==> flow/design.v <==
module cla(
		input  [3:0] A, B,
		input  CIN,
		output COUT,
		output [3:0] SUM,
		output [3:0] BAND,
		output [3:0] BXOR
	);
	wire [3:0] P, G; 
	assign P = A ^ B;
	assign G = A & B;
	wire [3:0] CARRY;
	assign CARRY[0] = G[0] | (P[0] & CIN);																															 
	assign CARRY[1] = G[1] | (P[1] & G[0]) | (P[1] & P[0] & CIN);																							 
	assign CARRY[2] = G[2] | (P[2] & G[1]) | (P[2] & P[1] & G[0]) | (P[2] & P[1] & P[0] & CIN);													 
	assign CARRY[3] = G[3] | (P[3] & G[2]) | (P[3] & P[2] & G[1]) | (P[3] & P[2] & P[1] & G[0]) | (P[3] & P[2] & P[1] & P[0] & CIN);  
	assign COUT  = CARRY[3];
	assign SUM = P ^ {CARRY[2:0], CIN};
	assign BXOR = P;
	assign BAND = G;
endmodule 
module cla_add(
		input  [3:0] A, B,
		input  CIN,
		output COUT,
		output [3:0] SUM
	);
	wire [3:0] P, G; 
	assign P = A ^ B;
	assign G = A & B;
	wire [3:0] CARRY;
	assign CARRY[0] = G[0] | (P[0] & CIN);																															 
	assign CARRY[1] = G[1] | (P[1] & G[0]) | (P[1] & P[0] & CIN);																							 
	assign CARRY[2] = G[2] | (P[2] & G[1]) | (P[2] & P[1] & G[0]) | (P[2] & P[1] & P[0] & CIN);													 
	assign CARRY[3] = G[3] | (P[3] & G[2]) | (P[3] & P[2] & G[1]) | (P[3] & P[2] & P[1] & G[0]) | (P[3] & P[2] & P[1] & P[0] & CIN);  
	assign COUT  = CARRY[3];
	assign SUM = P ^ {CARRY[2:0], CIN};
endmodule 
module cla32(
		input [31:0] A, B,
		input CIN,
		output OF,
		output [31:0] SUM, BAND, BXOR
	);
	wire [7:0] COUT;
	cla cla0(.A(A[3:0]  ), .B(B[3:0]), .CIN(CIN),     .COUT(COUT[0]), 
			   .SUM(SUM[3:0]  ), .BAND(BAND[3:0]  ), .BXOR(BXOR[3:0]  ));
	cla cla1(.A(A[7:4]  ), .B(B[7:4]), .CIN(COUT[0]), .COUT(COUT[1]), 
	         .SUM(SUM[7:4]  ), .BAND(BAND[7:4]  ), .BXOR(BXOR[7:4]  ));		
	cla cla2(.A(A[11:8] ), .B(B[11:8]), .CIN(COUT[1]), .COUT(COUT[2]), 
				.SUM(SUM[11:8] ), .BAND(BAND[11:8] ), .BXOR(BXOR[11:8] ));
	cla cla3(.A(A[15:12]), .B(B[15:12]), .CIN(COUT[2]), .COUT(COUT[3]), 
				.SUM(SUM[15:12]), .BAND(BAND[15:12]), .BXOR(BXOR[15:12]));
	cla cla4(.A(A[19:16]), .B(B[19:16]), .CIN(COUT[3]), .COUT(COUT[4]), 
				.SUM(SUM[19:16]), .BAND(BAND[19:16]), .BXOR(BXOR[19:16]));
	cla cla5(.A(A[23:20]), .B(B[23:20]), .CIN(COUT[4]), .COUT(COUT[5]), 
				.SUM(SUM[23:20]), .BAND(BAND[23:20]), .BXOR(BXOR[23:20]));
	cla cla6(.A(A[27:24]), .B(B[27:24]), .CIN(COUT[5]), .COUT(COUT[6]), 
				.SUM(SUM[27:24]), .BAND(BAND[27:24]), .BXOR(BXOR[27:24]));
	cla cla7(.A(A[31:28]), .B(B[31:28]), .CIN(COUT[6]), .COUT(COUT[7]), 
				.SUM(SUM[31:28]), .BAND(BAND[31:28]), .BXOR(BXOR[31:28]));
	assign OF = COUT[7];
endmodule 
module add(
		input [31:0] A, B,
		input CIN,
		output OF,
		output [31:0] SUM
	);
	wire [7:0] COUT;
	cla_add cla0(.A(A[3:0]  ), .B(B[3:0]), .CIN(CIN),     .COUT(COUT[0]), 
			   .SUM(SUM[3:0]  ));
	cla_add cla1(.A(A[7:4]  ), .B(B[7:4]), .CIN(COUT[0]), .COUT(COUT[1]), 
	         .SUM(SUM[7:4]  ));		
	cla_add cla2(.A(A[11:8] ), .B(B[11:8]), .CIN(COUT[1]), .COUT(COUT[2]), 
				.SUM(SUM[11:8] ));
	cla_add cla3(.A(A[15:12]), .B(B[15:12]), .CIN(COUT[2]), .COUT(COUT[3]), 
				.SUM(SUM[15:12]));
	cla_add cla4(.A(A[19:16]), .B(B[19:16]), .CIN(COUT[3]), .COUT(COUT[4]), 
				.SUM(SUM[19:16]));
	cla_add cla5(.A(A[23:20]), .B(B[23:20]), .CIN(COUT[4]), .COUT(COUT[5]), 
				.SUM(SUM[23:20]));
	cla_add cla6(.A(A[27:24]), .B(B[27:24]), .CIN(COUT[5]), .COUT(COUT[6]), 
				.SUM(SUM[27:24]));
	cla_add cla7(.A(A[31:28]), .B(B[31:28]), .CIN(COUT[6]), .COUT(COUT[7]), 
				.SUM(SUM[31:28]));
	assign OF = COUT[7];
endmodule 
`timescale 1ns / 1ps
module alu(
		input  [31:0] A, B,
		input  [3:0]  CTRL,
		input  [3:0]  BRANCHCONDITION,
		output reg [31:0] OUT,
		output reg BRANCHFLAG
	);
	reg  [31:0] A_ALU, B_ALU;
	wire [31:0] SUM, BAND, BXOR;
	reg   CIN;
	cla32 cla32_0(.A(A_ALU),  .B(B_ALU^{32{CIN}}),  .CIN(CIN),  .OF(),  .SUM(SUM),  .BAND(BAND),  .BXOR(BXOR));
	parameter ADD = 4'b0000,  SUB = 4'b0001,  SLL = 4'b0010, 
				 SRL = 4'b0011,  SRA = 4'b0100,  AND = 4'b0101,
				 OR  = 4'b0110,  XOR = 4'b0111,  SLT = 4'b1000, 
				 SLTU = 4'b1001;
	parameter BEQ = 4'b1000, BNE = 4'b1001, BLT = 4'b1100,
				 BGE = 4'b1101, BLTU= 4'b1110, BGEU= 4'b1111,
				 JMP = 4'b1010; 
	always@(*) begin
		case (CTRL)
			ADD: 
				begin 
					CIN <= 1'b0;  
					A_ALU <= A;     
					B_ALU <= B;     
					OUT <= SUM;     
				end
			SUB: 
				begin 
					CIN <= 1'b1;  
					A_ALU <= A;     
					B_ALU <= B;     
					OUT <= SUM;	    
				end
			AND: 
				begin 
					CIN <= 1'b0;  
					A_ALU <= A;     
					B_ALU <= B;	   
					OUT <= BAND;    
				end	
			OR:  
				begin 
					CIN <= 1'b0;  
					A_ALU <= A;     
					B_ALU <= B;     
					OUT <= A|B;     
				end
			XOR: 
				begin 
					CIN <= 1'b0;  
					A_ALU <= A;     
					B_ALU <= B;     
					OUT <= BXOR;    
				end
			SLL: 
				begin 
					CIN <= 1'b0;  
					A_ALU <= A; 
					B_ALU <= B;	
					OUT <= A << B;  
				end
			SRL: 
				begin 
					CIN <= 1'b0;  
					A_ALU <= A; 
					B_ALU <= B; 
					OUT <= A >> B;  
				end
			SRA: 
				begin 
					CIN <= 1'b0;  
					A_ALU <= A; 
					B_ALU <= B; 
					OUT <= $signed(A) >>> B; 
				end
			SLT: 
				begin 
					CIN <= 1'b1;  
					A_ALU <= A;     
					B_ALU <= B;     
					OUT <= {31'b0, SUM[31]}; 
				end
			SLTU:
				begin 
					CIN <= 1'b0;  
					A_ALU <= A; 
					B_ALU <= B; 
					OUT <= (A < B) ? 32'b1 : 32'b0; 
				end
			default:	
				begin	
					A_ALU <= A; 
					B_ALU <= B; 
					CIN	<= 1'b0; 
					OUT <= SUM;
				end
		endcase
		case(BRANCHCONDITION)
			BEQ:
				BRANCHFLAG <= ~|{SUM};
			BNE:
				BRANCHFLAG <= |{SUM};
			BLT:
				BRANCHFLAG <= OUT[0];
			BGE:
				BRANCHFLAG <= ~OUT[0];
			BLTU:
				BRANCHFLAG <= OUT[0];
			BGEU:
				BRANCHFLAG <= ~OUT[0];
			JMP:
				BRANCHFLAG <= 1'b1;
			default:
				BRANCHFLAG <= 1'b0;
		endcase
	end
endmodule 
module alu_ctrl(
		input [1:0] ALUOp,
		input [2:0] FUNC3,
		input FUNC7, IMMFLAG,
		output reg [3:0] ALUCTRL,
		output reg [3:0] BRANCHCONDITION
	);
	parameter ADD = 4'b0000,  SUB = 4'b0001,  SLL = 4'b0010, 
				 SRL = 4'b0011,  SRA = 4'b0100,  AND = 4'b0101,
				 OR  = 4'b0110,  XOR = 4'b0111,  SLT = 4'b1000, 
				 SLTU = 4'b1001;
	always@(*) begin
		if (ALUOp == 2'b10) begin	 
			case (FUNC3)
				3'b000:
					begin
						if (FUNC7 && ~IMMFLAG)
							ALUCTRL <= SUB;
						else
							ALUCTRL <= ADD;
					end
				3'b001:
					ALUCTRL <= SLL;
				3'b010:
					ALUCTRL <= SLT;
				3'b011:
					ALUCTRL <= SLTU;
				3'b100:
					ALUCTRL <= XOR;
				3'b101:
					begin
						if (~FUNC7) 
							ALUCTRL <= SRL;
						else 
							ALUCTRL <= SRA;
					end
				3'b110:
					ALUCTRL <= OR;
				3'b111:
					ALUCTRL <= AND;
				default:
					ALUCTRL <= ADD;
			endcase		
		end else if (ALUOp == 2'b00) begin
			ALUCTRL <= ADD;
		end else if (ALUOp == 2'b01) begin
			case(FUNC3[2:1])
				2'b00:
					ALUCTRL <= SUB;
				2'b10:
					ALUCTRL <= SLT;
				2'b11:
					ALUCTRL <= SLTU;
				default:
					ALUCTRL <= ADD;
			endcase
		end else begin
			ALUCTRL <= ADD;
		end
		if (ALUOp == 2'b01) begin
			BRANCHCONDITION <= {1'b1,FUNC3};
		end else if (ALUOp == 2'b11) begin
			BRANCHCONDITION <= 4'b1010;
		end else begin
			BRANCHCONDITION <= 4'b0000;
		end
	end	
endmodule 
`timescale 1ns / 1ps
module Control_Unit(
    input [31:0] instruction,   
	 input clk,
	 output reg MEMWRITE, ALUSRC, REGWRITE, IMMTOREG, STALLSIG,
	 output reg [1:0] ALUOP, BRANCH, REGWRITESEL
);
    always @(*) begin
        case (instruction[6:0])
            7'b0110011:  
					begin
						ALUSRC       <= 1'b0;
						IMMTOREG     <= 1'b0;
						STALLSIG		 <= 1'b0;
						REGWRITE     <= 1'b1;
						MEMWRITE     <= 1'b0;
						ALUOP        <= 2'b10;
						BRANCH       <= 2'b01;
						REGWRITESEL  <= 2'b00;
					end
            7'b0010011: 
					begin
						ALUSRC       <= 1'b1;
						IMMTOREG     <= 1'b0;
						STALLSIG		 <= 1'b0;
						REGWRITE     <= 1'b1;
						MEMWRITE     <= 1'b0;
						ALUOP        <= 2'b10;
						BRANCH       <= 2'b01;
						REGWRITESEL  <= 2'b00;
					end
            7'b0000011: 
					begin
						ALUSRC       <= 1'b1;
						IMMTOREG     <= 1'b1;
						STALLSIG		 <= 1'b1;
						REGWRITE     <= 1'b1;
						MEMWRITE     <= 1'b0;
						ALUOP        <= 2'b00;
						BRANCH       <= 2'b01;
						REGWRITESEL  <= 2'b01;
					end
            7'b1100111: 
					begin
						ALUSRC       <= 1'b1;
						IMMTOREG     <= 1'b0;
						STALLSIG		 <= 1'b0;
						REGWRITE     <= 1'b1;
						MEMWRITE     <= 1'b0;
						ALUOP        <= 2'b11;
						BRANCH       <= 2'b10;
						REGWRITESEL  <= 2'b10;
					end
            7'b0100011: 
					begin
						ALUSRC       <= 1'b1;
						IMMTOREG     <= 1'b0;
						STALLSIG		 <= 1'b0;
						REGWRITE     <= 1'b0;
						MEMWRITE     <= 1'b1;
						ALUOP        <= 2'b00;
						BRANCH       <= 2'b01;
						REGWRITESEL  <= 2'b00;
					end
            7'b1100011: 
					begin
						ALUSRC       <= 1'b0;
						IMMTOREG     <= 1'b0;
						STALLSIG		 <= 1'b0;
						REGWRITE     <= 1'b0;
						MEMWRITE     <= 1'b0;
						ALUOP        <= 2'b01;
						BRANCH       <= 2'b11;
						REGWRITESEL  <= 2'b00;
					end
            7'b0110111: 
					begin
						ALUSRC       <= 1'b1;
						IMMTOREG     <= 1'b1;
						STALLSIG		 <= 1'b0;
						REGWRITE     <= 1'b1;
						MEMWRITE     <= 1'b0;
						ALUOP        <= 2'b00;		 
						BRANCH       <= 2'b01;
						REGWRITESEL  <= 2'b00;		 
					end
            7'b0010111: 
					begin
						ALUSRC       <= 1'b1;
						IMMTOREG     <= 1'b0;
						STALLSIG		 <= 1'b0;
						REGWRITE     <= 1'b1;
						MEMWRITE     <= 1'b0;
						ALUOP        <= 2'b00;
						BRANCH       <= 2'b01;
						REGWRITESEL  <= 2'b11;
					end
            7'b1101111: 
					begin
						ALUSRC       <= 1'b1;
						IMMTOREG     <= 1'b0;
						STALLSIG		 <= 1'b0;
						REGWRITE     <= 1'b1;
						MEMWRITE     <= 1'b0;
						ALUOP        <= 2'b11;
						BRANCH       <= 2'b11;
						REGWRITESEL  <= 2'b10;
					end
            default: 
					begin
						ALUSRC       <= 1'b1;
						IMMTOREG     <= 1'b0;
						STALLSIG		 <= 1'b0;
						REGWRITE     <= 1'b0;
						MEMWRITE     <= 1'b0;
						ALUOP        <= 2'b00;
						BRANCH       <= 2'b01;
						REGWRITESEL  <= 2'b00;
					end
        endcase
    end
endmodule 
`timescale 1ns / 1ps
module datafwd(
		input [4:0] rs1, rs2, exerd, memrd, 
		input ctrl_alusrc, clk, E_REGWRITE, M_REGWRITE, E_MEMWRITE, M_MEMWRITE,
		output reg [1:0] rs1sel, rs2sel, ddatasel
	);
	always@(posedge clk) begin
		if ((rs1 == exerd) & (E_REGWRITE | E_MEMWRITE) & (rs1 != 5'b0))
			rs1sel <= 2'b01;
		else if ((rs1 == memrd) & (M_REGWRITE | M_MEMWRITE) & (rs1 != 5'b0))
			rs1sel <= 2'b10;
		else
			rs1sel <= 2'b00;
		if (ctrl_alusrc)
			rs2sel <= 2'b11;
		else if ((rs2 == exerd) & (E_REGWRITE | E_MEMWRITE) & (rs2 != 5'b0))
			rs2sel <= 2'b01;
		else if ((rs2 == memrd) & (M_REGWRITE | M_MEMWRITE) & (rs2 != 5'b0))
			rs2sel <= 2'b10;
		else
			rs2sel <= 2'b00;
		if ((rs2 == exerd) & (E_REGWRITE | E_MEMWRITE) & (rs2 != 5'b0))
			ddatasel <= 2'b01;
		else if ((rs2 == memrd) & (M_REGWRITE | M_MEMWRITE) & (rs2 != 5'b0))
			ddatasel <= 2'b10;
		else
			ddatasel <= 2'b00;
	end
endmodule 
`timescale 1ns / 1ps
module immediate_gen(
		input  [31:0] INSTRUCTION,
		output reg [31:0] IMMEDIATE_OUT
	);
	always@(*) begin
		case(INSTRUCTION[6:0])				
			7'b0110111:							 
				begin
					IMMEDIATE_OUT[31:12] <= INSTRUCTION[31:12];
					IMMEDIATE_OUT[11:0]  <= 12'b0;
				end
			7'b0010111:							 
				begin
					IMMEDIATE_OUT[31:11] <= {INSTRUCTION[31], INSTRUCTION[31:12]};
					IMMEDIATE_OUT[10:0]  <= 11'b0;
				end
			7'b1101111:							 
				begin
					IMMEDIATE_OUT[31:19] <= {13{INSTRUCTION[31]}};
					IMMEDIATE_OUT[18:11] <= INSTRUCTION[19:12];
					IMMEDIATE_OUT[10]    <= INSTRUCTION[20];
					IMMEDIATE_OUT[9:0]  <= INSTRUCTION[30:21];
				end
			7'b1100111:							 
				begin
					IMMEDIATE_OUT[31:12] <= {20{INSTRUCTION[31]}};
					IMMEDIATE_OUT[11:0]  <= INSTRUCTION[31:20];
				end
			7'b0010011:							 
				begin
					if ((INSTRUCTION[14:12] == 3'b001)|(INSTRUCTION[14:12] == 3'b101)) begin
						IMMEDIATE_OUT[31:5]  <= 27'b0;
						IMMEDIATE_OUT[4:0]   <= INSTRUCTION[24:20];
					end else begin
						IMMEDIATE_OUT[31:12] <= {20{INSTRUCTION[31]}};
						IMMEDIATE_OUT[11:0]  <= INSTRUCTION[31:20];
					end						
				end
			7'b0100011:		 
				begin
					IMMEDIATE_OUT[31:12] <= {20{INSTRUCTION[31]}};
					IMMEDIATE_OUT[11:5]  <= INSTRUCTION[31:25];
					IMMEDIATE_OUT[4:0]   <= INSTRUCTION[11:7];
				end
			7'b0000011:		 
				begin
					IMMEDIATE_OUT[31:12] <= {20{INSTRUCTION[31]}};
					IMMEDIATE_OUT[11:0]  <= INSTRUCTION[31:20];
				end
			7'b1100011:		 
				begin
					IMMEDIATE_OUT[31:12] <= {20{INSTRUCTION[31]}};
					IMMEDIATE_OUT[11]    <= INSTRUCTION[31];
					IMMEDIATE_OUT[10]    <= INSTRUCTION[7];
					IMMEDIATE_OUT[9:4]  <= INSTRUCTION[30:25];
					IMMEDIATE_OUT[3:0]   <= INSTRUCTION[11:8];
				end
			default:
				IMMEDIATE_OUT[31:0] <= 32'b0;
		endcase
	end
endmodule 
`timescale 1ns / 1ps
module Register_File(
    input [4:0] Read_reg01,  
    input [4:0] Read_reg02,  
    input [4:0] Write_reg,    
    input [31:0] Write_data,  
    output reg [31:0] Read_data01,
    output reg [31:0] Read_data02,
    input write_signal ,
    input clk
   );
    reg [31:0] registers [31:0]; 
    always @(*) begin
        Read_data01    = registers[Read_reg01];
        Read_data02    = registers[Read_reg02];
    end
    always @(negedge clk) begin
		registers[0] <= 32'b0;
        if (write_signal) begin
				if (Write_reg != 5'b0) 
					registers[Write_reg] <= Write_data;
        end
    end  
endmodule
`timescale 1ns / 1ps
module processor_main(
		input  clk, reset_n,                       
		input  [31:0] dmem_datain, 
		input  [31:0] imem_data,                   
		output [31:0] dmem_addr, dmem_dataout, PC,
		output dmem_rw, io_rw
   );
	reg [31:0] PFD_PC, PDE_PC, PEM_PC, PMW_PC, PFD_INST, PDE_IMM, PDE_RS1, PDE_RS2, PEM_RS2, PEM_PCADDIMM, PMW_PCADDIMM, PEM_ALUOUT, 
				  PEM_CALOUT, PMW_CALOUT, PMW_DOUT;				  
	reg [2:0] PDE_F3;
	reg PDE_F7, PDE_CTRL_MEMWRITE, PEM_CTRL_MEMWRITE, PDE_CTRL_REGWRITE, PEM_CTRL_REGWRITE, PMW_CTRL_REGWRITE, PDE_CTRL_ALUSRC, 
		 PDE_CRTL_IMMTOREG, PEM_BRANCHFLAG, PFD_TAKENFLAG, PDE_TAKENFLAG, PEM_TAKENFLAG;
	reg [1:0] PDE_CTRL_ALUOP, PDE_CTRL_BRANCH, PDE_CTRL_REGWRITESEL, PEM_CTRL_BRANCH, PEM_CTRL_REGWRITESEL, PMW_CTRL_REGWRITESEL;
	reg [4:0] PDE_RDA, PEM_RDA, PMW_RDA;
	wire STALL, PFD_FLUSH, PDE_FLUSH, TAKENFLAG;
	assign PC = PFD_PC;
	wire ALU_BRANCHFLAG, ALU_BRANCHFLAG_int;	
	assign ALU_BRANCHFLAG = (PEM_PC == 32'b0) ? 1'b0 : ALU_BRANCHFLAG_int;
   wire [31:0] next_instruction, PCADD4;     
   wire [31:0] inst;                 
	wire [31:0] data_rs1;
	wire [31:0] data_rs2, ALU_OUT, PCADDIMM;
	wire [31:0] REALBRANCH;
	assign REALBRANCH = ({(PDE_CTRL_BRANCH[1] & ALU_BRANCHFLAG), PDE_CTRL_BRANCH[0]} == 2'b00) ? PDE_PC :
							  ({(PDE_CTRL_BRANCH[1] & ALU_BRANCHFLAG), PDE_CTRL_BRANCH[0]} == 2'b01) ? PDE_PC :
							  ({(PDE_CTRL_BRANCH[1] & ALU_BRANCHFLAG), PDE_CTRL_BRANCH[0]} == 2'b10) ? ALU_OUT : PCADDIMM;
	add pcadd4(.A(PFD_PC), .B(32'd4), .CIN(1'b0), .OF(), .SUM(PCADD4));
	wire [31:0] NEXTPREDICTED;
	assign NEXTPREDICTED = PCADD4;	 
	assign TAKENFLAG = 1'b0;  
	assign next_instruction = (ALU_BRANCHFLAG ^ PDE_TAKENFLAG) ? REALBRANCH : NEXTPREDICTED;
	assign PFD_FLUSH = ALU_BRANCHFLAG ^ PDE_TAKENFLAG;
	assign PDE_FLUSH = ALU_BRANCHFLAG ^ PDE_TAKENFLAG;
   assign inst = imem_data;
	wire CTRL_MEMWRITE, CTRL_ALUSRC, CTRL_REGWRITE, CRTL_IMMTOREG;
	wire [1:0] CTRL_ALUOP, CTRL_BRANCH, CTRL_REGWRITESEL;
	Control_Unit cu(
		.instruction(PFD_INST),
		.clk(clk),
		.MEMWRITE(CTRL_MEMWRITE), 
		.ALUSRC(CTRL_ALUSRC), 
		.REGWRITE(CTRL_REGWRITE), 
		.IMMTOREG(CRTL_IMMTOREG),
		.STALLSIG(),
		.ALUOP(CTRL_ALUOP), 
		.BRANCH(CTRL_BRANCH), 
		.REGWRITESEL(CTRL_REGWRITESEL)
	);
	wire [31:0] REGWRITE_DATA;
	Register_File register(
		.Read_reg01(PFD_INST[19:15]),
		.Read_reg02(PFD_INST[24:20]),
		.Write_reg(PMW_RDA),
		.Write_data(REGWRITE_DATA),
		.Read_data01(data_rs1),
		.Read_data02(data_rs2),
		.write_signal(PMW_CTRL_REGWRITE),
		.clk(clk)
	);
	wire [31:0] IMM_EXT;  
	immediate_gen immgen(
		.INSTRUCTION(PFD_INST),
		.IMMEDIATE_OUT(IMM_EXT)		
	); 
	wire [3:0] ALU_OPCMD;
	wire [3:0] ALU_BRANCHCMD;
	wire [1:0] rs1sel, rs2sel, ddatasel;
	alu_ctrl aluctrl(
		.ALUOp(PDE_CTRL_ALUOP),
		.FUNC3(PDE_F3),
		.FUNC7(PDE_F7),
		.IMMFLAG(&{rs2sel}),  
		.ALUCTRL(ALU_OPCMD),
		.BRANCHCONDITION(ALU_BRANCHCMD)
	);
	datafwd fwd(
		.rs1(PFD_INST[19:15]), 
		.rs2(PFD_INST[24:20]), 
		.exerd(PDE_RDA), 
		.memrd(PEM_RDA), 
		.ctrl_alusrc(CTRL_ALUSRC),  
		.clk(clk),
		.E_REGWRITE(PDE_CTRL_REGWRITE), 
		.M_REGWRITE(PEM_CTRL_REGWRITE),
		.E_MEMWRITE(PDE_CTRL_MEMWRITE),
		.M_MEMWRITE(PEM_CTRL_MEMWRITE),
		.rs1sel(rs1sel), 
		.rs2sel(rs2sel),
		.ddatasel(ddatasel)
	);	
	wire [31:0] B_RS2_IMM;
	reg [31:0] ALU_A, ALU_B, E_RS2;
	always@(*) begin
		case (rs1sel)
			2'b00:
				ALU_A <= PDE_RS1;
			2'b01:
				ALU_A <= PEM_CALOUT;
			2'b10:
				ALU_A <= REGWRITE_DATA;
			2'b11:
				ALU_A <= PDE_RS1;
			default:
				ALU_A <= PDE_RS1;
		endcase
		case (rs2sel)
			2'b00:
				ALU_B <= PDE_RS2;
			2'b01:
				ALU_B <= PEM_CALOUT;
			2'b10:
				ALU_B <= REGWRITE_DATA;
			2'b11:
				ALU_B <= PDE_IMM;
			default:
				ALU_B <= PDE_RS2;
		endcase
		case (ddatasel)
			2'b00:
				E_RS2 <= PDE_RS2;
			2'b01:
				E_RS2 <= PEM_CALOUT;
			2'b10:
				E_RS2 <= REGWRITE_DATA;
			2'b11:
				E_RS2 <= PDE_RS2;
			default:
				E_RS2 <= PDE_RS2;
		endcase
	end
	alu alu(
		.A(ALU_A), 
		.B(ALU_B),
		.CTRL(ALU_OPCMD),
		.BRANCHCONDITION(ALU_BRANCHCMD),
		.OUT(ALU_OUT),
		.BRANCHFLAG(ALU_BRANCHFLAG_int)
	);
	wire [31:0] PCADDIMM_int;	
	add pcaddimm0(.A(PDE_PC), .B(PDE_IMM << 1), .CIN(1'b0), .OF(), .SUM(PCADDIMM_int));
	add pcaddimm1(.A(PCADDIMM_int), .B(~(32'd4)), .CIN(1'b1), .OF(), .SUM(PCADDIMM));
	wire [31:0] CAL_OUT;
	assign CAL_OUT = (PDE_CRTL_IMMTOREG == 1'b0) ? ALU_OUT : PDE_IMM;
	wire [31:0] DMEM_OUT;
	wire IOSEL;
	assign dmem_addr    = PEM_ALUOUT;
	assign dmem_dataout = PEM_RS2;
	assign DMEM_OUT     = dmem_datain;
	assign IOSEL = &{PEM_ALUOUT[31:2]};
	assign dmem_rw      = PEM_CTRL_MEMWRITE & ~IOSEL;
	assign io_rw        = PEM_CTRL_MEMWRITE & IOSEL;
	assign STALL = 1'b0;    
	assign REGWRITE_DATA = (PMW_CTRL_REGWRITESEL == 2'b00) ? PMW_CALOUT :
								  (PMW_CTRL_REGWRITESEL == 2'b01) ? PMW_DOUT : 
								  (PMW_CTRL_REGWRITESEL == 2'b10) ? PMW_PC : PMW_PCADDIMM;
	reg NEGEDGESTALL;
	always@(posedge clk or negedge reset_n) begin	
		if (~reset_n) begin
			PFD_PC   <= 32'b0;
			PFD_INST <= 32'b0;
			PFD_TAKENFLAG <= 1'b0;	
		end else	if (~STALL) begin
			if (PFD_FLUSH) begin
				PFD_PC   <= next_instruction;
				PFD_INST <= 32'b0;
				PFD_TAKENFLAG <= 1'b0;	
			end else begin
				PFD_PC   <= next_instruction;
				PFD_INST <= inst;
				PFD_TAKENFLAG <= TAKENFLAG;
			end
		end
	end
	always@(posedge clk or negedge reset_n) begin
		if (~reset_n) begin
			PDE_PC   <= 32'b0;
			PDE_F7   <= 1'b0;
			PDE_F3   <= 3'b0;
			PDE_IMM  <= 32'b0;
			PDE_RDA  <= 5'b0;
			PDE_RS1  <= 32'b0;
			PDE_RS2  <= 32'b0;
			PDE_TAKENFLAG		<= 1'b0;
			PDE_CTRL_REGWRITE <= 1'b0; 
			PDE_CTRL_MEMWRITE <= 1'b0; 
			PDE_CRTL_IMMTOREG <= 1'b0;			 
			PDE_CTRL_ALUOP    <= 1'b0;
			PDE_CTRL_BRANCH   <= 2'b01;
			PDE_CTRL_REGWRITESEL <= 2'b0;
		end else if (~STALL) begin
			if (PDE_FLUSH) begin
				PDE_PC   <= 32'b0;
				PDE_F7   <= 1'b0;
				PDE_F3   <= 3'b0;
				PDE_IMM  <= 32'b0;
				PDE_RDA  <= 5'b0;
				PDE_RS1  <= 32'b0;
				PDE_RS2  <= 32'b0;				
				PDE_TAKENFLAG		<= 1'b0;
				PDE_CTRL_REGWRITE <= 1'b0; 
				PDE_CTRL_MEMWRITE <= 1'b0; 
				PDE_CRTL_IMMTOREG <= 1'b0;			 
				PDE_CTRL_ALUOP    <= 1'b0;
				PDE_CTRL_BRANCH   <= 2'b01;
				PDE_CTRL_REGWRITESEL <= 2'b0;
			end else begin
				PDE_PC  <= PFD_PC;
				PDE_F7  <= PFD_INST[30];
				PDE_F3  <= PFD_INST[14:12];
				PDE_IMM <= IMM_EXT;
				PDE_RDA <= PFD_INST[11:7];
				PDE_RS1 <= data_rs1;
				PDE_RS2 <= data_rs2;
				PDE_TAKENFLAG <= PFD_TAKENFLAG;
				PDE_CTRL_REGWRITE <= CTRL_REGWRITE; 
				PDE_CTRL_MEMWRITE <= CTRL_MEMWRITE; 
				PDE_CRTL_IMMTOREG <= CRTL_IMMTOREG;			 
				PDE_CTRL_ALUOP    <= CTRL_ALUOP;				 
				PDE_CTRL_BRANCH   <= CTRL_BRANCH;	
				PDE_CTRL_REGWRITESEL <= CTRL_REGWRITESEL;
			end
		end
	end
	always@(posedge clk or negedge reset_n) begin
		if (~reset_n) begin
			PEM_PC      <= 32'b0;
			PEM_PCADDIMM <= 32'b0;
			PEM_RDA		<= 5'b0;
			PEM_ALUOUT  <= 32'b0;
			PEM_BRANCHFLAG <= 1'b0;
			PEM_RS2		<= 32'b0;
			PEM_CALOUT	<= 32'b0;
			PEM_TAKENFLAG <= 1'b0;
			PEM_CTRL_REGWRITE <= 1'b0;
			PEM_CTRL_MEMWRITE <= 1'b0;
			PEM_CTRL_BRANCH	<= 2'b01;
			PEM_CTRL_REGWRITESEL <= 2'b0;
		end else if (~STALL) begin
			PEM_PC      <= PDE_PC;
			PEM_PCADDIMM <= PCADDIMM;
			PEM_RDA		<= PDE_RDA;
			PEM_ALUOUT  <= ALU_OUT;
			PEM_BRANCHFLAG <= ALU_BRANCHFLAG;
			PEM_RS2		<= E_RS2;
			PEM_CALOUT	<= CAL_OUT;
			PEM_TAKENFLAG <= PDE_TAKENFLAG;
			PEM_CTRL_REGWRITE <= PDE_CTRL_REGWRITE;
			PEM_CTRL_MEMWRITE <= PDE_CTRL_MEMWRITE;
			PEM_CTRL_BRANCH	<= PDE_CTRL_BRANCH;
			PEM_CTRL_REGWRITESEL <= PDE_CTRL_REGWRITESEL;
		end
	end
	always@(posedge clk or negedge reset_n) begin
		if (~reset_n) begin
			PMW_PC       <= 32'b0;
			PMW_PCADDIMM <= 32'b0;
			PMW_RDA      <= 5'b0;
			PMW_CALOUT   <= 32'b0;
			PMW_DOUT     <= 32'b0;
			PMW_CTRL_REGWRITE <= 1'b0;
			PMW_CTRL_REGWRITESEL <= 2'b0;
		end else if (~STALL) begin
			PMW_PC       <= PEM_PC;
			PMW_PCADDIMM <= PEM_PCADDIMM;
			PMW_RDA      <= PEM_RDA;
			PMW_CALOUT   <= PEM_CALOUT;
			PMW_DOUT     <= DMEM_OUT;
			PMW_CTRL_REGWRITE <= PEM_CTRL_REGWRITE;
			PMW_CTRL_REGWRITESEL <= PEM_CTRL_REGWRITESEL;
		end		
	end								  
endmodule 
## Step by step through the tools: processor_main

What the tools print for processor_main, step after step.
Line numbers count from 1 in the design file above.
Operators: Yosys type, input widths -> output width; for muxes data width and select width s.
Cell names lack the library's common part.
Not given: -

| set-up | value |
|---|---|
| design top | processor_main |
| clock port | clk |
| library | sky130hd |
| timing corner | tt_025C_1v80 |

## Word level

Counts by Yosys on the flattened word-level netlist (proc, flatten, opt, wreduce; memories kept). Register bits leave out memories and registers merged into their read ports (data or address); mux counts leave out enables and synchronous resets folded into registers. Print and check cells are left out. Cells with the same type and inputs are merged into one.
Yosys's memory passes give these memory sizes; they may raise the number of words (mostly to a power of two), join words into wider ones and drop unused or constant bits.

| storage and ports | value |
|---|---|
| memories | 1 |
| register bits after elaboration | 521 |
| memory bits (writable) | 1024 |

| operators by class | value |
|---|---|
| reduce/logical cells | 33 |
| muxes and demuxes | 66 |
| bitwise logic cells | 732 |
| shift operators | 3 |
| $lt $le $gt $ge | 1 |
| equality and inequality tests | 56 |

Memory list:

| name | words | width | rd ports | write ports | line | text |
|---|---|---|---|---|---|---|
| register.registers | 32 | 32 | 2 | 2 | 501 | `reg [31:0] registers [31:0];` |

Operators with widths:

| operator | number |
|---|---|
| $mux 32 | 15 |
| $and 1x1->1 | 429 |
| $pmux 32 s8 | 1 |
| $or 1x1->1 | 225 |
| $xor 4x4->4 | 48 |
| $pmux 32 s3 | 2 |
| $pmux 32 s4 | 1 |
| $and 4x4->4 | 15 |
| $pmux 13 s4 | 1 |
| $eq 4x4->1 const B | 9 |
| $lt 32x32->1 | 1 |
| $or 32x32->32 | 1 |
| $xor 32x32->32 | 1 |
| $shl 32x32->32 | 1 |
| $shr 32x32->32 | 1 |
| $sshr 32x32->32 | 1 |
| $logic_not 32->1 | 1 |
| $reduce_or 32->1 | 1 |
| $pmux 4 s8 | 1 |
| $reduce_and 30->1 | 1 |
| $not 4->4 | 7 |
| $pmux 7 s4 | 1 |
| $eq 2x2->1 const B | 12 |
| $reduce_or 2->1 | 11 |
| $eq 7x6->1 const B | 3 |
| $eq 7x7->1 const B | 3 |
| $eq 5x5->1 | 4 |
| $mux 5 | 4 |

Not listed: further kinds 36, cells in them 90.

## Longest topological paths

Longest topological path by Yosys (ltp), each cell counted once; first at word level (registers and memories cut), then after technology mapping (sequential cells cut; the memories' decode and read muxes count).

| depth | value |
|---|---|
| word-level depth | 41 |
| ABC_AREA | 1 |
| mapped depth | 60 |
| gate-level depth less buffers | 55 |

## Mapped cells and area

The flow's flattened synthesis, as Yosys stat reports it; memories are mapped. The netlist is that of the ABC_AREA named above (0 if unset); the other value can give another one.

| synthesis totals | value |
|---|---|
| area of sequential cells | 43439.2 um2 |
| buffer cells | 620 |
| standard cells after synthesis | 8765 |
| synthesis area | 79597.6 um2 |
| mapped flip-flops | 1545 |

Cell types:

| type | number | area in all (um2) |
|---|---|---|
| edfxtp_1 | 992 | 2.98E+04 |
| dfrtp_1 | 513 | 1.28E+04 |
| nand2_1 | 2119 | 7.95E+03 |
| a21oi_1 | 1271 | 6.36E+03 |
| o21ai_0 | 617 | 3.09E+03 |
| inv_1 | 621 | 2.33E+03 |
| clkbuf_1 | 482 | 1.81E+03 |
| ha_1 | 143 | 1.79E+03 |
| nand3_1 | 337 | 1.69E+03 |
| nor2_1 | 370 | 1.39E+03 |
| a211oi_1 | 131 | 983.443 |
| a221oi_1 | 100 | 875.84 |
| o311ai_0 | 87 | 761.981 |
| dfxtp_1 | 38 | 760.73 |
| a211oi_2 | 59 | 738.208 |
| a22oi_1 | 87 | 653.126 |
| xnor2_1 | 60 | 525.504 |
| o32ai_1 | 41 | 359.094 |

Not listed: further types 49, cells in them 697.

Lab notebook: processor_main

Top module processor_main; platform sky130hd; tools Yosys and OpenROAD; 7 stored runs in no particular order. Input and output delays are each 20% of the period that was set; the output load is 0.01 pF.
"period achieved" means the clock period less the worst setup slack. The figure is calculated, with input and output delays left at 20% of the set period.
By "worst path time" is meant the share of the clock period that the worst setup path is allowed (20% is reserved at inputs, 20% at outputs), minus its slack. Clock arrival times at its registers enter into it.
By "total power after layout" is meant OpenSTA's value without simulated activity: inputs other than the clock are taken to toggle once in ten clock periods, and the tool carries that through the logic.

#### Run 1

| setting | value |
|---|---|
| ABC_AREA | `1` |
| CELL_PAD_IN_SITES_DETAIL_PLACEMENT | `1` |
| CORE_ASPECT_RATIO | `0.97` |
| CORE_MARGIN | `6` |
| CORE_UTILIZATION | `55` |
| CTS_CLUSTER_DIAMETER | `133` |
| CTS_CLUSTER_SIZE | `75` |
| GPL_ROUTABILITY_DRIVEN | `0` |
| GPL_TIMING_DRIVEN | `0` |
| HOLD_SLACK_MARGIN | `-0.06` |
| MAX_ROUTING_LAYER | `met5` |
| MIN_ROUTING_LAYER | `met2` |
| PLACE_DENSITY | `0.57` |
| SETUP_SLACK_MARGIN | `2.34` |
| SLEW_MARGIN | `5` |
| TNS_END_PERCENT | `100` |
| period_ns | `13.1` |
| CAP_MARGIN | `20` |

Stopped before the end: routing reported GRT-0116.

#### Run 2

| setting | value |
|---|---|
| ABC_AREA | `1` |
| CAP_MARGIN | `0` |
| CELL_PAD_IN_SITES_DETAIL_PLACEMENT | `2` |
| CORE_MARGIN | `9` |
| CORE_UTILIZATION | `53` |
| GPL_ROUTABILITY_DRIVEN | `1` |
| GPL_TIMING_DRIVEN | `1` |
| MIN_ROUTING_LAYER | `met2` |
| PLACE_DENSITY_LB_ADDON | `0.28` |
| SETUP_SLACK_MARGIN | `2.26` |
| period_ns | `10.5` |
| SLEW_MARGIN | `20` |

Stopped before the end: placement reported DPL-0033.

#### Run 3

| setting | value |
|---|---|
| CORE_ASPECT_RATIO | `0.97` |
| CORE_MARGIN | `7` |
| CORE_UTILIZATION | `22` |
| CTS_CLUSTER_SIZE | `12` |
| MAX_ROUTING_LAYER | `met5` |
| MIN_ROUTING_LAYER | `met2` |
| PLACE_DENSITY | `0.57` |
| SETUP_SLACK_MARGIN | `2.34` |
| SLEW_MARGIN | `0` |
| TNS_END_PERCENT | `100` |
| period_ns | `12.9` |
| CAP_MARGIN | `20` |

| result | value |
|---|---|
| chip area in the Yosys report | 77889.7 um2 |
| full die area | 370902.0 um2 |
| standard-cell area of the final layout | 96476.3 um2 |
| utilization | 27.3% |
| worst setup slack after layout | 2.402 ns |
| final setup TNS | 0.000 ns |
| worst hold slack | 0.329 ns |
| total power after layout | 15.098 mW |
| period achieved | 10.498 ns |
| worst path time | 10.50 ns |
| critical path type | reg2reg |

#### Run 4

| setting | value |
|---|---|
| CORE_ASPECT_RATIO | `1.16` |
| CORE_MARGIN | `7` |
| CORE_UTILIZATION | `22` |
| CTS_CLUSTER_SIZE | `12` |
| MAX_ROUTING_LAYER | `met4` |
| MIN_ROUTING_LAYER | `met2` |
| PLACE_DENSITY | `0.57` |
| SETUP_SLACK_MARGIN | `2.34` |
| SLEW_MARGIN | `0` |
| TNS_END_PERCENT | `95` |
| period_ns | `12.9` |
| CAP_MARGIN | `20` |

| result | value |
|---|---|
| chip area in the Yosys report | 77889.7 um2 |
| full die area | 370946.0 um2 |
| standard-cell area of the final layout | 96948.0 um2 |
| utilization | 27.5% |
| worst setup slack after layout | 2.669 ns |
| final setup TNS | 0.000 ns |
| worst hold slack | 0.298 ns |
| total power after layout | 15.359 mW |
| period achieved | 10.231 ns |
| worst path time | 10.23 ns |
| critical path type | reg2reg |

#### Run 5

| setting | value |
|---|---|
| ABC_AREA | `0` |
| CORE_UTILIZATION | `52` |
| CTS_CLUSTER_SIZE | `36` |
| MAX_ROUTING_LAYER | `met5` |
| MIN_ROUTING_LAYER | `met1` |
| PLACE_DENSITY | `0.49` |
| SETUP_SLACK_MARGIN | `0.34` |
| SLEW_MARGIN | `15` |
| TNS_END_PERCENT | `100` |
| period_ns | `7.82` |
| CAP_MARGIN | `20` |
| CORE_MARGIN | `2` |

| result | value |
|---|---|
| chip area in the Yosys report | 77889.7 um2 |
| full die area | 152901.0 um2 |
| standard-cell area of the final layout | 94021.4 um2 |
| utilization | 63.0% |
| worst setup slack after layout | 0.536 ns |
| final setup TNS | 0.000 ns |
| worst hold slack | 0.348 ns |
| total power after layout | 23.992 mW |
| period achieved | 7.284 ns |
| worst path time | 7.28 ns |
| critical path type | reg2reg |

#### Run 6

| setting | value |
|---|---|
| CAP_MARGIN | `5` |
| CELL_PAD_IN_SITES_DETAIL_PLACEMENT | `2` |
| CORE_MARGIN | `5` |
| CORE_UTILIZATION | `40` |
| GPL_ROUTABILITY_DRIVEN | `1` |
| GPL_TIMING_DRIVEN | `0` |
| PLACE_DENSITY_LB_ADDON | `0.28` |
| period_ns | `10.5` |
| SLEW_MARGIN | `20` |

| result | value |
|---|---|
| chip area in the Yosys report | 77889.7 um2 |
| full die area | 203649.0 um2 |
| standard-cell area of the final layout | 95221.3 um2 |
| utilization | 49.0% |
| worst setup slack after layout | -0.090 ns |
| final setup TNS | -1.507 ns |
| worst hold slack | 0.325 ns |
| total power after layout | 20.811 mW |
| period achieved | 10.590 ns |
| worst path time | 10.59 ns |
| critical path type | reg2reg |

#### Run 7

| setting | value |
|---|---|
| CAP_MARGIN | `40` |
| CELL_PAD_IN_SITES_DETAIL_PLACEMENT | `0` |
| CORE_UTILIZATION | `43` |
| CTS_CLUSTER_DIAMETER | `243` |
| GPL_ROUTABILITY_DRIVEN | `0` |
| HOLD_SLACK_MARGIN | `0.05` |
| PLACE_DENSITY_LB_ADDON | `0.09` |
| SETUP_SLACK_MARGIN | `3.2` |
| SLEW_MARGIN | `5` |
| TNS_END_PERCENT | `10` |
| period_ns | `18.0` |
| CORE_MARGIN | `2` |

| result | value |
|---|---|
| chip area in the Yosys report | 77889.7 um2 |
| full die area | 184560.0 um2 |
| standard-cell area of the final layout | 93111.8 um2 |
| utilization | 51.6% |
| worst setup slack after layout | 5.988 ns |
| final setup TNS | 0.000 ns |
| worst hold slack | 0.334 ns |
| total power after layout | 10.406 mW |
